==> flow/design.v <==
`timescale 1ns / 1ps
module mux(in0, in1, select, out);
    input wire select; 
    input wire [7:0] in0;
    input wire [7:0] in1;
    output reg[7:0] out;
    always @(*)
    begin
        if(select == 0)
        begin
            out <= in0;
        end
        else begin
            out <= in1;
        end
    end
endmodule
`timescale 1ns / 1ps
module mux32bit(in0, in1, select, out);
    input wire select; 
    input wire [31:0] in0;
    input wire [25:0] in1;
    output reg[31:0] out;
    always @(*)
    begin
        if(select == 0)
        begin
            out <= in0;
        end
        else begin
            out <= {{6{1'b0}},in1};
        end
    end
endmodule 
`timescale 1ns / 1ps
module mux64bit(in0, in1, select, out);
    input wire select; 
    input wire [63:0] in0;
    input wire [63:0] in1;
    output reg[63:0] out;
    always @(*)
    begin
        if(select == 0)
        begin
            out <= in0;
        end
        else begin
            out <= in1;
        end
    end
endmodule 
`timescale 1ns / 1ps
module control_unit(
    input [31:0] instruction,
    output reg 	     TypeDetect,  
    output reg       ALUSrc,     
    output reg       MemToReg,   
    output reg       MemToVecReg,  
    output reg       RegWriteEnable,   
    output reg       VecRegWriteEnable,  
    output reg       VecWrite,    
    output reg       MemWrite,   
    output reg       Branch,     
    output reg [5:0] ALUOp,      
    output reg       Jump        
);
wire [5:0] opcode;
assign opcode = instruction [31:26];
reg [15:0]  controlSignal;
always @(*)
begin
    case (opcode)
    6'b000000: controlSignal = 16'b0010010000000000;  
    6'b000001: controlSignal = 16'b0010010000000010;  
    6'b000010: controlSignal = 16'b0010010000000100;  
    6'b000100: controlSignal = 16'b0010010000001000;  
    6'b000101: controlSignal = 16'b0010010000001010;  
    6'b000110: controlSignal = 16'b0010010000001100;  
    6'b001000: controlSignal = 16'b0010010000010000;  
    6'b001001: controlSignal = 16'b0010010000010010;  
    6'b001010: controlSignal = 16'b0010010000010100;  
    6'b001011: controlSignal = 16'b0010010000010110;  
    6'b010000: controlSignal = 16'b0100000000100000;  
    6'b010001: controlSignal = 16'b0100000000100010;  
    6'b010010: controlSignal = 16'b0100000000100100;  
    6'b001101: controlSignal = 16'b0011010000000000;  
    6'b001110: controlSignal = 16'b0011010000001000;  
    6'b001111: controlSignal = 16'b0011010000001100;  
    6'b100011: controlSignal = 16'b0011000010010110;  
    6'b011111: controlSignal = 16'b0011000010010100;  
    6'b101101: controlSignal = 16'b1001000000000000;  
    6'b101110: controlSignal = 16'b0001000100000000;  
    6'b100101: controlSignal = 16'b0001100000000000;  
    6'b100110: controlSignal = 16'b0001001000000000;  
    6'b101000: controlSignal = 16'b0011010000010100;  
    6'b110000: controlSignal = 16'b0000000011100001;  
    6'b101100: controlSignal = 16'b0000001100000000;  
    6'b101111: controlSignal = 16'b1000100000000000;  
    default:   controlSignal = 16'b0000000000000000;  
    endcase
end
always @(*)
    begin
	MemToVecReg = controlSignal[15];
	VecRegWriteEnable = controlSignal[14];
	TypeDetect = controlSignal[13];
        ALUSrc   = controlSignal[12];
        MemToReg = controlSignal[11];
        RegWriteEnable = controlSignal[10];
        MemWrite = controlSignal[9];
        VecWrite  = controlSignal[8];
        Branch   = controlSignal[7];
        ALUOp    = controlSignal[6:1];
        Jump     = controlSignal[0];
    end
endmodule
`timescale 1ns / 1ps
module ProgramCounter(
    input clk,
    input reset,
    input zero,
    input branch,
    input jump,
    input [31:0] regAddress,
    output reg [31:0] pc 
);
    wire [31:0] pcPlus4;
    wire [1:0] pcControl;
    assign pcPlus4 = pc + 4;
    assign pcControl = (jump | (branch==1 & zero == 1)) ? 2'b01 : 2'b00;
    always @(posedge clk)
    begin
        if(reset == 1)
            pc <= 32'h00000000;
        else
        begin
            case(pcControl)
                2'b01: pc <= regAddress;                                                     
                default: pc <= pcPlus4;                                                      
            endcase
        end
    end
endmodule
`timescale 1ns / 1ps
module Register_File(
        clk,
        read_addr1,
        read_addr2,
        read_data1,
        read_data2,
        write_addr,
        write_data,
        write_enable
    );
input wire clk;
input wire [4:0]  read_addr1;
input wire [4:0]  read_addr2;
input wire [4:0]  write_addr;
input wire [7:0] write_data;
input wire        write_enable;
output reg [7:0] read_data1;
output reg [7:0] read_data2;
    reg [7:0] Register_File [30:0];  
always @(*)
    begin
    read_data1 = 8'b00000000;
    read_data2 = 8'b00000000;
    if (read_addr1 != 5'b11111) begin
        read_data1 = Register_File[read_addr1];
    end 
    if (read_addr2 != 5'b11111) begin
        read_data2 = Register_File[read_addr2]; 
    end
    end
always @(posedge(clk))
    begin
    if (write_enable) begin
        if (write_addr != 5'b11111) begin
            Register_File[write_addr] <= write_data;   
        end
    end
   end
endmodule
`timescale 1ns / 1ps
module VectorRegisterFile(
        clk,
        read_data1,
        read_data2,
	read_addr1,
	read_addr2,
        write_data,
	write_addr,
        write_enable
    );
input wire clk;
input wire [63:0] write_data;
input wire        write_enable;
input wire [4:0] write_addr;
input wire [4:0] read_addr1;
input wire [4:0] read_addr2;
output reg [63:0] read_data1;
output reg [63:0] read_data2;
reg [63:0] Register_File [2:0];  
always @(*)
    begin
     read_data1 = {64{1'b0}};
     read_data2 = {64{1'b0}};
     if (read_addr1 < 5'd3) begin
	    read_data1 = Register_File[read_addr1[1:0]];
    	end	
     if (read_addr2 < 5'd3) begin
    	read_data2 = Register_File[read_addr2[1:0]];	
    	end
end
always @(posedge(clk))
    begin
        if (write_enable) begin
    	    if (write_addr < 5'd3) begin
    	        Register_File[write_addr[1:0]] <= write_data;  
    	    end 
        end
    end
endmodule
`timescale 1ns / 1ps
module ALU(clk,a, b, alufn, enable, otp, zero, overflow);
    input wire clk;
    input wire [7:0] a;
    input wire [7:0] b;
    input wire [5:0] alufn;  
    input wire 	     enable;
    output reg [7:0] otp;
    output reg zero;  
    output reg overflow;
    always @(*)
    begin
	otp = {8{1'b0}};
	zero = 1'b0;
	overflow = 1'b0;
	if(enable) begin
        casex(alufn)
            6'b0000xx: begin
        if(alufn[1:0] == 2'b00)
            begin  
                otp = a + b;
                zero = (otp==0)?1:0;
                if ((a >= 0 && b >= 0 && otp < 0) || (a < 0 && b < 0 && otp >= 0))
                    overflow = 1;
                else
                    overflow = 0;
            end
        else if(alufn[1:0] == 2'b01)  
            begin
                otp = a-b;
                zero = (otp==0)?1:0;
                if ((a >= 0 && b < 0 && otp < 0) || (a < 0 && b >= 0 && otp > 0))
                    overflow = 1;
                else
                    overflow = 0;
            end
        else if (alufn[1:0] == 2'b10)  
            begin
                otp = a*b;
                zero = (otp==0)?1:0;
                overflow = 0;
            end
    end
            6'b0001xx: begin
        case (alufn[1:0])
        2'b00:  
            begin
                otp = a & b;
                overflow = 0;
                zero = (otp==0)?1:0;
            end
        2'b01:  
            begin
                otp = a | b;
                overflow = 0;
                zero = (otp==0)?1:0;
            end
        2'b10:   
                begin
                    otp = a ^ b;
                    overflow = 0;
                    zero = (otp==0)?1:0;
                end
        endcase
    end
            6'b0010xx: begin
        case(alufn[1:0])
        2'b00:  
            begin
                otp = a<<b;
                zero = (otp == 0)?1:0;
                overflow = 0;
            end
        2'b01:  
            begin
                otp = a>>b;
                zero = (otp == 0)?1:0;
                overflow = 0;
            end
        2'b10:  
            begin
                otp = (a<b)? 1:0;
                zero = (otp == 0 && a!=b)?1:0;
                overflow = 0;
            end
	2'b11:  
	    begin
		otp = (a==b)?1:0;
		zero = (otp==0)?1:0;
		overflow = 0;
	    end
        endcase
    end
            default:
            begin 
                otp = {8{1'b0}};
            end
        endcase
    end
    else begin
	otp = {8{1'b0}};
	end
end
endmodule
module VPU(
    input wire clk,
    input wire [63:0] a,
    input wire [63:0] b,
    input wire 	      enable,
    input wire [5:0] opCode,  
    output reg [63:0] out);
    reg [31:0] temp;
    always @(*) begin
	out = {64{1'b0}};
	temp = {32{1'b0}};
	if (enable) begin
	case(opCode)
	6'b010000: begin
	out[7:0] = a[7:0] + b[7:0];
	out[15:8] = a[15:8] + b[15:8];
	out[23:16] = a[23:16] + b[23:16];
	out[31:24] = a[31:24] + b[31:24];
	out[39:32] = a[39:32] + b[39:32];
	out[47:40] = a[47:40] + b[47:40];
	out[55:48] = a[55:48] + b[55:48];
	out[63:56] = a[63:56] + b[63:56];
	end
	6'b010001: begin
	out[7:0] = a[7:0] - b[7:0];
	out[15:8] = a[15:8] - b[15:8];
	out[23:16] = a[23:16] - b[23:16];
	out[31:24] = a[31:24] - b[31:24];
	out[39:32] = a[39:32] - b[39:32];
	out[47:40] = a[47:40] - b[47:40];
	out[55:48] = a[55:48] - b[55:48];
	out[63:56] = a[63:56] - b[63:56];
	end
	6'b010010: begin
	temp[15:0] = a[7:0]*b[7:0];
	temp[31:16] = temp[15:0];
	temp[15:0] = a[15:8]*b[15:8];
	temp[31:16] = temp[31:16] + temp[15:0];
	temp[15:0] = a[23:16]*b[23:16];
	temp[31:16] = temp[31:16] + temp[15:0];
	temp[15:0] = a[31:24]*b[31:24];
	temp[31:16] = temp[31:16] + temp[15:0];
	temp[15:0] = a[39:32]*b[39:32];
	temp[31:16] = temp[31:16] + temp[15:0];
	temp[15:0] = a[47:40]*b[47:40];
	temp[31:16] = temp[31:16] + temp[15:0];
	temp[15:0] = a[55:48]*b[55:48];
	temp[31:16] = temp[31:16] + temp[15:0];
	temp[15:0] = a[63:56]*b[63:56];
	temp[31:16] = temp[31:16] + temp[15:0];
	out[7:0] = temp[23:16];
	end
endcase
end
else begin
out = {64{1'b0}};
end
end
endmodule
`timescale 1ns / 1ps
module CPU( input clk,
	input rst,
	input wire [31:0] inst,
	input wire [63:0]	main_memory_input_data_path,
	output reg[63:0] main_memory_output_data_path,
	output wire[31:0] pc_inst_addr,
	output wire		Vector_Write_Access, 
	output wire		Memory_Write_Access,
	output wire		Load_Vector_Flag,
	output wire 		Load_Word_Flag,
	output wire[11:0]	Main_Memory_Address
	);
	wire[31:0]	instruction;
    	wire[31:0]	reg_data1;
	reg[31:0]	temp_reg_data1;
	wire[5:0]		Opcode;
	wire		Branch_Control;
	wire		Jump_Control;
	wire		Word_Reg_Write_Enable;
	wire		Vect_Reg_Write_Enable;
	wire		Vector_vs_Word;
	wire		Reg_Imm_Flag;
	wire[4:0]	destination_reg;
	wire[4:0] 	source_reg1;
	wire[4:0] 	source_reg2;
	wire[7:0] 	operand1;
	wire[7:0]	temp_operand2;
	wire[7:0] 	operand2;
	wire[7:0] 	alu_output_word;
	wire[7:0]	data_to_wordreg;
	wire[63:0] 	vect_operand1;
	wire[63:0]	vect_operand2;
	wire[63:0]	vpu_vec_output;
	wire[63:0]	data_to_vec_reg;
	wire 		zero;
	wire		overflow;
	wire[63:0] 	vector_output_memory;
	wire[7:0]	word_output_memory;
	wire[63:0]	vector_input_memory;
	wire[7:0]	word_input_memory;
	wire		Reg_Address_Read;
ProgramCounter prc(.clk(clk),
	.reset(rst),
	.zero(zero),
	.branch(Branch_Control),
	.jump(Jump_Control),
	.regAddress(reg_data1),
	.pc(pc_inst_addr)
);
assign instruction = inst;
control_unit control_signal(.instruction(instruction),
	.ALUOp(Opcode),
	.VecWrite(Vector_Write_Access),
	.MemWrite(Memory_Write_Access),
	.Branch(Branch_Control),
	.Jump(Jump_Control),
	.RegWriteEnable(Word_Reg_Write_Enable),
	.VecRegWriteEnable(Vect_Reg_Write_Enable),
	.MemToVecReg(Load_Vector_Flag),
	.MemToReg(Load_Word_Flag),
	.TypeDetect(Vector_vs_Word),
	.ALUSrc(Reg_Imm_Flag)
);
mux32bit RegAddselect(.select(Jump_Control),
	.in0(temp_reg_data1),
	.in1(instruction[25:0]),
	.out(reg_data1)
);
assign destination_reg = instruction[25:21];
assign source_reg1 = instruction[20:16];
assign source_reg2 = instruction[15:11];
assign word_output_memory = main_memory_input_data_path[7:0];
assign vector_output_memory = main_memory_input_data_path;
assign Reg_Address_Read = Load_Word_Flag & Load_Vector_Flag;
mux DataToReg(.select(Load_Word_Flag),
	.in0(alu_output_word),
	.in1(word_output_memory),
	.out(data_to_wordreg)
);
mux64bit VectToReg(.select(Load_Vector_Flag),
	.in0(vpu_vec_output),
	.in1(vector_output_memory),
	.out(data_to_vec_reg)
);
Register_File reg_value_retrival_And_Update(.clk(clk),
		.read_addr1(source_reg1),
		.read_addr2(source_reg2),
		.read_data1(operand1),
		.read_data2(temp_operand2),
		.write_addr(destination_reg),
		.write_data(data_to_wordreg),
		.write_enable(((Word_Reg_Write_Enable & !Vect_Reg_Write_Enable) | Load_Word_Flag) & !Reg_Address_Read)
);
mux decision_between_immediate_reg(.select(Reg_Imm_Flag),
	.in0(temp_operand2),
	.in1(instruction[15:8]),
	.out(operand2)
);
VectorRegisterFile vect_value_retrival_And_Update(.clk(clk),
		.read_addr1(source_reg1),
		.read_addr2(source_reg2),
		.read_data1(vect_operand1),
		.read_data2(vect_operand2),
		.write_addr(destination_reg),
		.write_data(data_to_vec_reg),
		.write_enable(((Vect_Reg_Write_Enable & !Word_Reg_Write_Enable) | Load_Vector_Flag) & !Reg_Address_Read)
);
ALU alu(.clk(clk),
	.a(operand1), 
	.b(operand2), 	
	.alufn(Opcode), 
	.enable(Vector_vs_Word), 
	.otp(alu_output_word), 
	.zero(zero), 
	.overflow(overflow)
);
VPU vpu(.clk(clk),
	.a(vect_operand1),
	.b(vect_operand2),
	.enable((!Vector_vs_Word) & (Vect_Reg_Write_Enable)),
	.opCode(Opcode),
	.out(vpu_vec_output)
);
assign vector_input_memory = vect_operand1;
assign word_input_memory = operand1;
always @(posedge clk) begin
	if (Load_Word_Flag & !Memory_Write_Access & Load_Vector_Flag & !Vector_Write_Access) begin
		temp_reg_data1 <= main_memory_input_data_path[31:0];
	end
end
always @(*) 
    begin
    main_memory_output_data_path = {64{1'b0}};
    if(!Load_Word_Flag & Memory_Write_Access & !Load_Vector_Flag & !Vector_Write_Access) begin
	main_memory_output_data_path[63:8] = 56'h00000000000000;
        main_memory_output_data_path[7:0] = word_input_memory;
    end 
    else if (!Load_Word_Flag & !Memory_Write_Access & !Load_Vector_Flag & Vector_Write_Access) begin
	main_memory_output_data_path = vector_input_memory;
    end
    else if ((!Load_Word_Flag & Memory_Write_Access & !Load_Vector_Flag & Vector_Write_Access)) begin
	main_memory_output_data_path[63:32] = 32'h00000000;
	main_memory_output_data_path[31:0] = pc_inst_addr;
	end
end
assign Main_Memory_Address = instruction[11:0];
endmodule
Reports on CPU
What the tools print for CPU, step after step.
Line numbers count from 1 in the design file above.
Cell names lack the library's common part.
{ "setup": {"top": "CPU", "clock_port": "clk", "library": "sky130hd", "lib_corner": "tt_025C_1v80"} }

Word-level counts
Source: Yosys, flattened and elaborated, memories not mapped. Widths are those after wreduce; folded enables and synchronous resets count as part of the registers. Registers that Yosys merges into a memory's read port (data or address) are not register bits. Print and check cells do not count. Equal cells are merged and count once.
Memory sizes are those after Yosys's memory passes, which may raise the word count (mostly to a power of two), join words into wider ones and drop unused or constant bits.
{ "bits": {"reg_bits": 64, "ramBits": 440, "rom_bits": 1024, "n_memories": 3, "input_bits": 98, "output_inout_bits": 112, "word_cells": 165} }
{ "classes": {"add_sub_neg": 26, "mul": 9, "n_cmp": 4, "equal": 14, "shift": 2, "mux": 61, "n_logic": 23, "reduce_logical": 21} }
{ "mem_list": {"columns": ["name", "words", "width", "rd", "wr", "line", "rtl"], "rows": [
  ["(no name shown)", 64, 16, 1, 0, 72, "case (opcode)"],
  ["reg_value_retrival_And_Update.Register_File", 31, 8, 2, 1, 163, "reg [7:0] Register_File [30:0];"],
  ["vect_value_retrival_And_Update.Register_File", 3, 64, 2, 1, 203, "reg [63:0] Register_File [2:0];"]
]} }
{ "ops": {"columns": ["operator", "n"], "rows": [
  ["8-bit by 8-bit multiplier with 8-bit output", 9],
  ["64-bit 2-to-1 mux", 7],
  ["8-bit adder", 16],
  ["8-bit parallel mux with 2-bit select", 7],
  ["32-bit 2-to-1 mux", 3],
  ["8-bit 2-to-1 mux", 11],
  ["8-bit zero test", 10],
  ["8-bit subtractor", 9],
  ["8-bit parallel mux with 3-bit select", 3],
  ["56-bit 2-to-1 mux", 1],
  ["32-bit by 3-bit adder with 32-bit output with constant B", 1],
  ["8-bit parallel mux with 4-bit select", 1],
  ["1-bit 2-to-1 mux", 21],
  ["6-bit by 5-bit equality test with 1-bit output with constant B", 3],
  ["1-bit AND", 17],
  ["5-bit by 2-bit less-than comparator with 1-bit output with constant B", 3],
  ["5-bit inequality test with constant B", 3],
  ["5-bit 2-to-1 mux", 2],
  ["1-bit zero test", 8],
  ["8-bit less-than comparator", 1],
  ["8-bit equality test", 1],
  ["8-bit inequality test", 1],
  ["8-bit AND", 1],
  ["8-bit OR", 1],
  ["8-bit XOR", 1],
  ["8-bit by 8-bit << shifter with 8-bit output", 1],
  ["8-bit by 8-bit right shift with 8-bit output", 1],
  ["1-bit parallel mux with 3-bit select", 2]
]} }
Not listed: further kinds 10, cells in them 15.

Depth
Longest topological path by Yosys (ltp), each cell counted once; first at word level (registers and memories cut), then after technology mapping (sequential cells cut; the memories' decode and read muxes count).
{ "depth": {"word_depth": 16, "abc_area": 0, "depth_mapped": 40, "mapped_depth_nobuf": 34} }

After synthesis
Source: synth_stat.txt of the flow (Yosys; design flattened, memories mapped). It holds for the ABC_AREA given above (unset counts as 0); a run with the other value may have another netlist.
{ "by_type": {"columns": ["cell", "n", "area_total_um2"], "rows": [
  ["edfxtp_1", 472, 1.42E+04],
  ["fa_1", 172, 3.44E+03],
  ["ha_1", 246, 3.08E+03],
  ["mux4_2", 105, 2.36E+03],
  ["xnor2_1", 184, 1.61E+03],
  ["nor2_1", 375, 1407.6],
  ["nand2_1", 338, 1.27E+03],
  ["mux2i_1", 126, 1261.21],
  ["inv_1", 335, 1.26E+03],
  ["xor2_1", 92, 805.773],
  ["o21ai_0", 159, 795.763],
  ["mux2_2", 68, 765.734],
  ["o211ai_1", 93, 698.17],
  ["dfxtp_1", 32, 640.614],
  ["nand2b_1", 92, 575.552],
  ["a21oi_1", 89, 445.427],
  ["mux4_1", 14, 367.853],
  ["a21o_1", 45, 337.824]
]} }
Not listed: further types 64, cells in them 618.
{ "synth_totals": {"cells": 3655, "mapped_area_um2": 39515.4, "seqArea_um2": 14814.2, "ff_cells": 504, "buf_cells": 192} }
The figures by module come from a second, unflattened synthesis with its own total; it is not the netlist above.
{ "unflattened": {"cells_unflattened": 3847, "area_unflattened_um2": 42246.8} }
Each row is one instance without its submodules.
{ "modules": {"columns": ["mod", "instances", "cells", "mod_area_um2", "seq_area_um2"], "rows": [
  ["Register_File", 1, 655, 11775.0, 7447.1],
  ["VPU", 1, 1453, 11775.0, 0.0],
  ["VectorRegisterFile", 1, 726, 9848.2, 5765.5],
  ["ALU", 1, 447, 3024.2, 0.0],
  ["ProgramCounter", 1, 228, 1779.2, 640.6],
  ["CPU", 1, 146, 1773.0, 960.9],
  ["mux64bit", 1, 71, 1077.3, 0.0],
  ["mux32bit", 1, 36, 483.0, 0.0],
  ["control_unit", 1, 67, 449.2, 0.0],
  ["mux", 2, 9, 131.4, 0.0]
]} }

Worst setup path after synthesis
Source: OpenSTA report_checks on the synthesized netlist (no wires, ideal clock, input and output delay 20% of the period each), path of least setup slack; recovery checks are left aside. Register names are those of the netlist, which keeps one name where synthesis merged equal registers.
{ "synth_path": {"path_type": "input port to flip-flop", "start": "input port inst[16]", "end": "memory vect_value_retrival_And_Update.Register_File[0][7]", "clock_period_ps": 12000, "input_delay_ps": 2400, "setup_ps": 270, "t_first_pin_ps": 2400, "arrival_ps": 10509, "t_required_ps": 11730, "setup_slack_ps": 1221, "delay_ps": 8379, "driving_pins": 36, "n_path_buf": 6, "period_less_setup_slack_ps": 10779} }
"delay_ps" is the arrival time less input delay plus setup time.
"driving_pins": output pins that drive a net of the path, with the launching flip-flop's if there is one; two outputs of one cell count as two.
"period_less_setup_slack_ps" is the clock period less the worst setup slack; recovery checks do not enter. This is arithmetic on one report: input and output delays are still those of the set period (20% each).
{ "synth_between": {"path_cell_list": "buf_6 > buf_6 > buf_6 > buf_4 > buf_4 > buf_6 > a211oi_1 > or3_1 > inv_1 > nand2b_1 > fa_1 > inv_1 > fa_1 > ha_1 > fa_1 > inv_1 > fa_1 > inv_1 > fa_1 > fa_1 > fa_1 > fa_1 > inv_1 > fa_1 > inv_1 > ha_1 > o21ai_0 > nand2b_1 > a21o_1 > a21oi_1 > xnor2_1 > xnor2_1 > xnor2_1 > xnor2_1 > xnor2_1 > o21ai_1"} }
{ "synth_rtl": {"columns": ["item", "line", "rtl"], "rows": [
  ["start, declared", 390, "input wire [31:0] inst,"],
  ["end, declared", 203, "reg [63:0] Register_File [2:0];"]
]} }
No chain of elaborated cells between the ends is given.

Worst path after layout
Path of least setup slack in the final report of entry B (OpenROAD, finished layout, wires in). Where an end is a register, its clock arrival counts in the times.
The report prints the path's times to 10 ps; the period is as set.
{ "layout_path": {"path_type": "input port to flip-flop", "start": "input port inst[17]", "end": "memory vect_value_retrival_And_Update.Register_File[0][31]", "clock_period_ps": 6120, "input_delay_ps": 1220, "setup_ps": 280, "t_first_pin_ps": 1220, "arrival_ps": 9540, "t_required_ps": 6500, "setup_slack_ps": -3030, "driving_pins": 63, "n_path_buf": 54} }
{ "layout_between": {"path_cell_list": "buf_12 > buf_6 > inv_4 > buf_8 > buf_4 > o211ai_1 > inv_1 > buf_4 > buf_4 > buf_4 > buf_4 > buf_4 > buf_4 > buf_4 > buf_4 > buf_4 > buf_4 > buf_4 > [27 not listed] > buf_4 > buf_4 > buf_4 > buf_4 > buf_4 > buf_4 > buf_4 > buf_4 > buf_4 > buf_4 > buf_4 > buf_4 > ha_4 > a21o_1 > a21o_1 > a21oi_2 > xnor2_1 > o21ai_2"} }
{ "layout_rtl": {"columns": ["item", "line", "rtl"], "rows": [
  ["start, declared", 390, "input wire [31:0] inst,"],
  ["end, declared", 203, "reg [63:0] Register_File [2:0];"]
]} }
No chain of elaborated cells between the ends is given.

Design CPU on sky130hd. What follows are 3 stored runs of the flow, each under its own settings; their order means nothing. The constraints put input and output delay at 20% of the set period each and load the outputs with 0.01 pF.
"worst_setup_path_time_ps" is the time allowed to the run's worst setup path (the clock period less input and output delay, where it has them) less its slack. Clock arrival times count: a late capture clock shortens it, a late launch clock lengthens it.
"worst_setup_path_time_ps" is given in steps of 10 ps.
[
  {
    "run": "entry A",
    "settings": { "ABC_AREA": 1, "CELL_PAD_IN_SITES_DETAIL_PLACEMENT": 2, "CORE_ASPECT_RATIO": 1.5, "GPL_ROUTABILITY_DRIVEN": 0, "HOLD_SLACK_MARGIN": 0.25, "MAX_ROUTING_LAYER": "met5", "MIN_ROUTING_LAYER": "met1", "period_ns": 17.0, "CAP_MARGIN": 20, "CORE_MARGIN": 2, "CORE_UTILIZATION": 40, "SLEW_MARGIN": 20 },
    "outcome": "not finished: routing ended with error GRT-0116"
  },
  {
    "run": "entry B",
    "settings": { "CORE_UTILIZATION": 40, "period_ns": 6.12, "CAP_MARGIN": 20, "CORE_MARGIN": 2, "SLEW_MARGIN": 20 },
    "results": { "dieArea_um2": 101318.0, "final_setup_ws_ps": -3034, "finalUtil_frac": 0.53, "yosys_chip_area_um2": 39515.4, "worst_setup_path_time_ps": 7930, "path_kind": "input port to flip-flop", "cell_area_final_um2": 52044.9, "final_hold_ws_ps": 507 }
  },
  {
    "run": "entry C",
    "settings": { "ABC_AREA": 1, "CELL_PAD_IN_SITES_DETAIL_PLACEMENT": 2, "CELL_PAD_IN_SITES_GLOBAL_PLACEMENT": 3, "CORE_ASPECT_RATIO": 1.5, "CORE_MARGIN": 8, "GPL_ROUTABILITY_DRIVEN": 0, "GPL_TIMING_DRIVEN": 0, "HOLD_SLACK_MARGIN": 0.25, "MAX_ROUTING_LAYER": "met5", "MIN_ROUTING_LAYER": "met1", "period_ns": 17.0, "CAP_MARGIN": 20, "CORE_UTILIZATION": 40, "SLEW_MARGIN": 20 },
    "results": { "dieArea_um2": 114659.0, "final_setup_ws_ps": 2590, "finalUtil_frac": 0.463, "yosys_chip_area_um2": 41551.1, "worst_setup_path_time_ps": 11010, "path_kind": "input port to flip-flop", "cell_area_final_um2": 48008.5, "final_hold_ws_ps": 526 }
  }
]
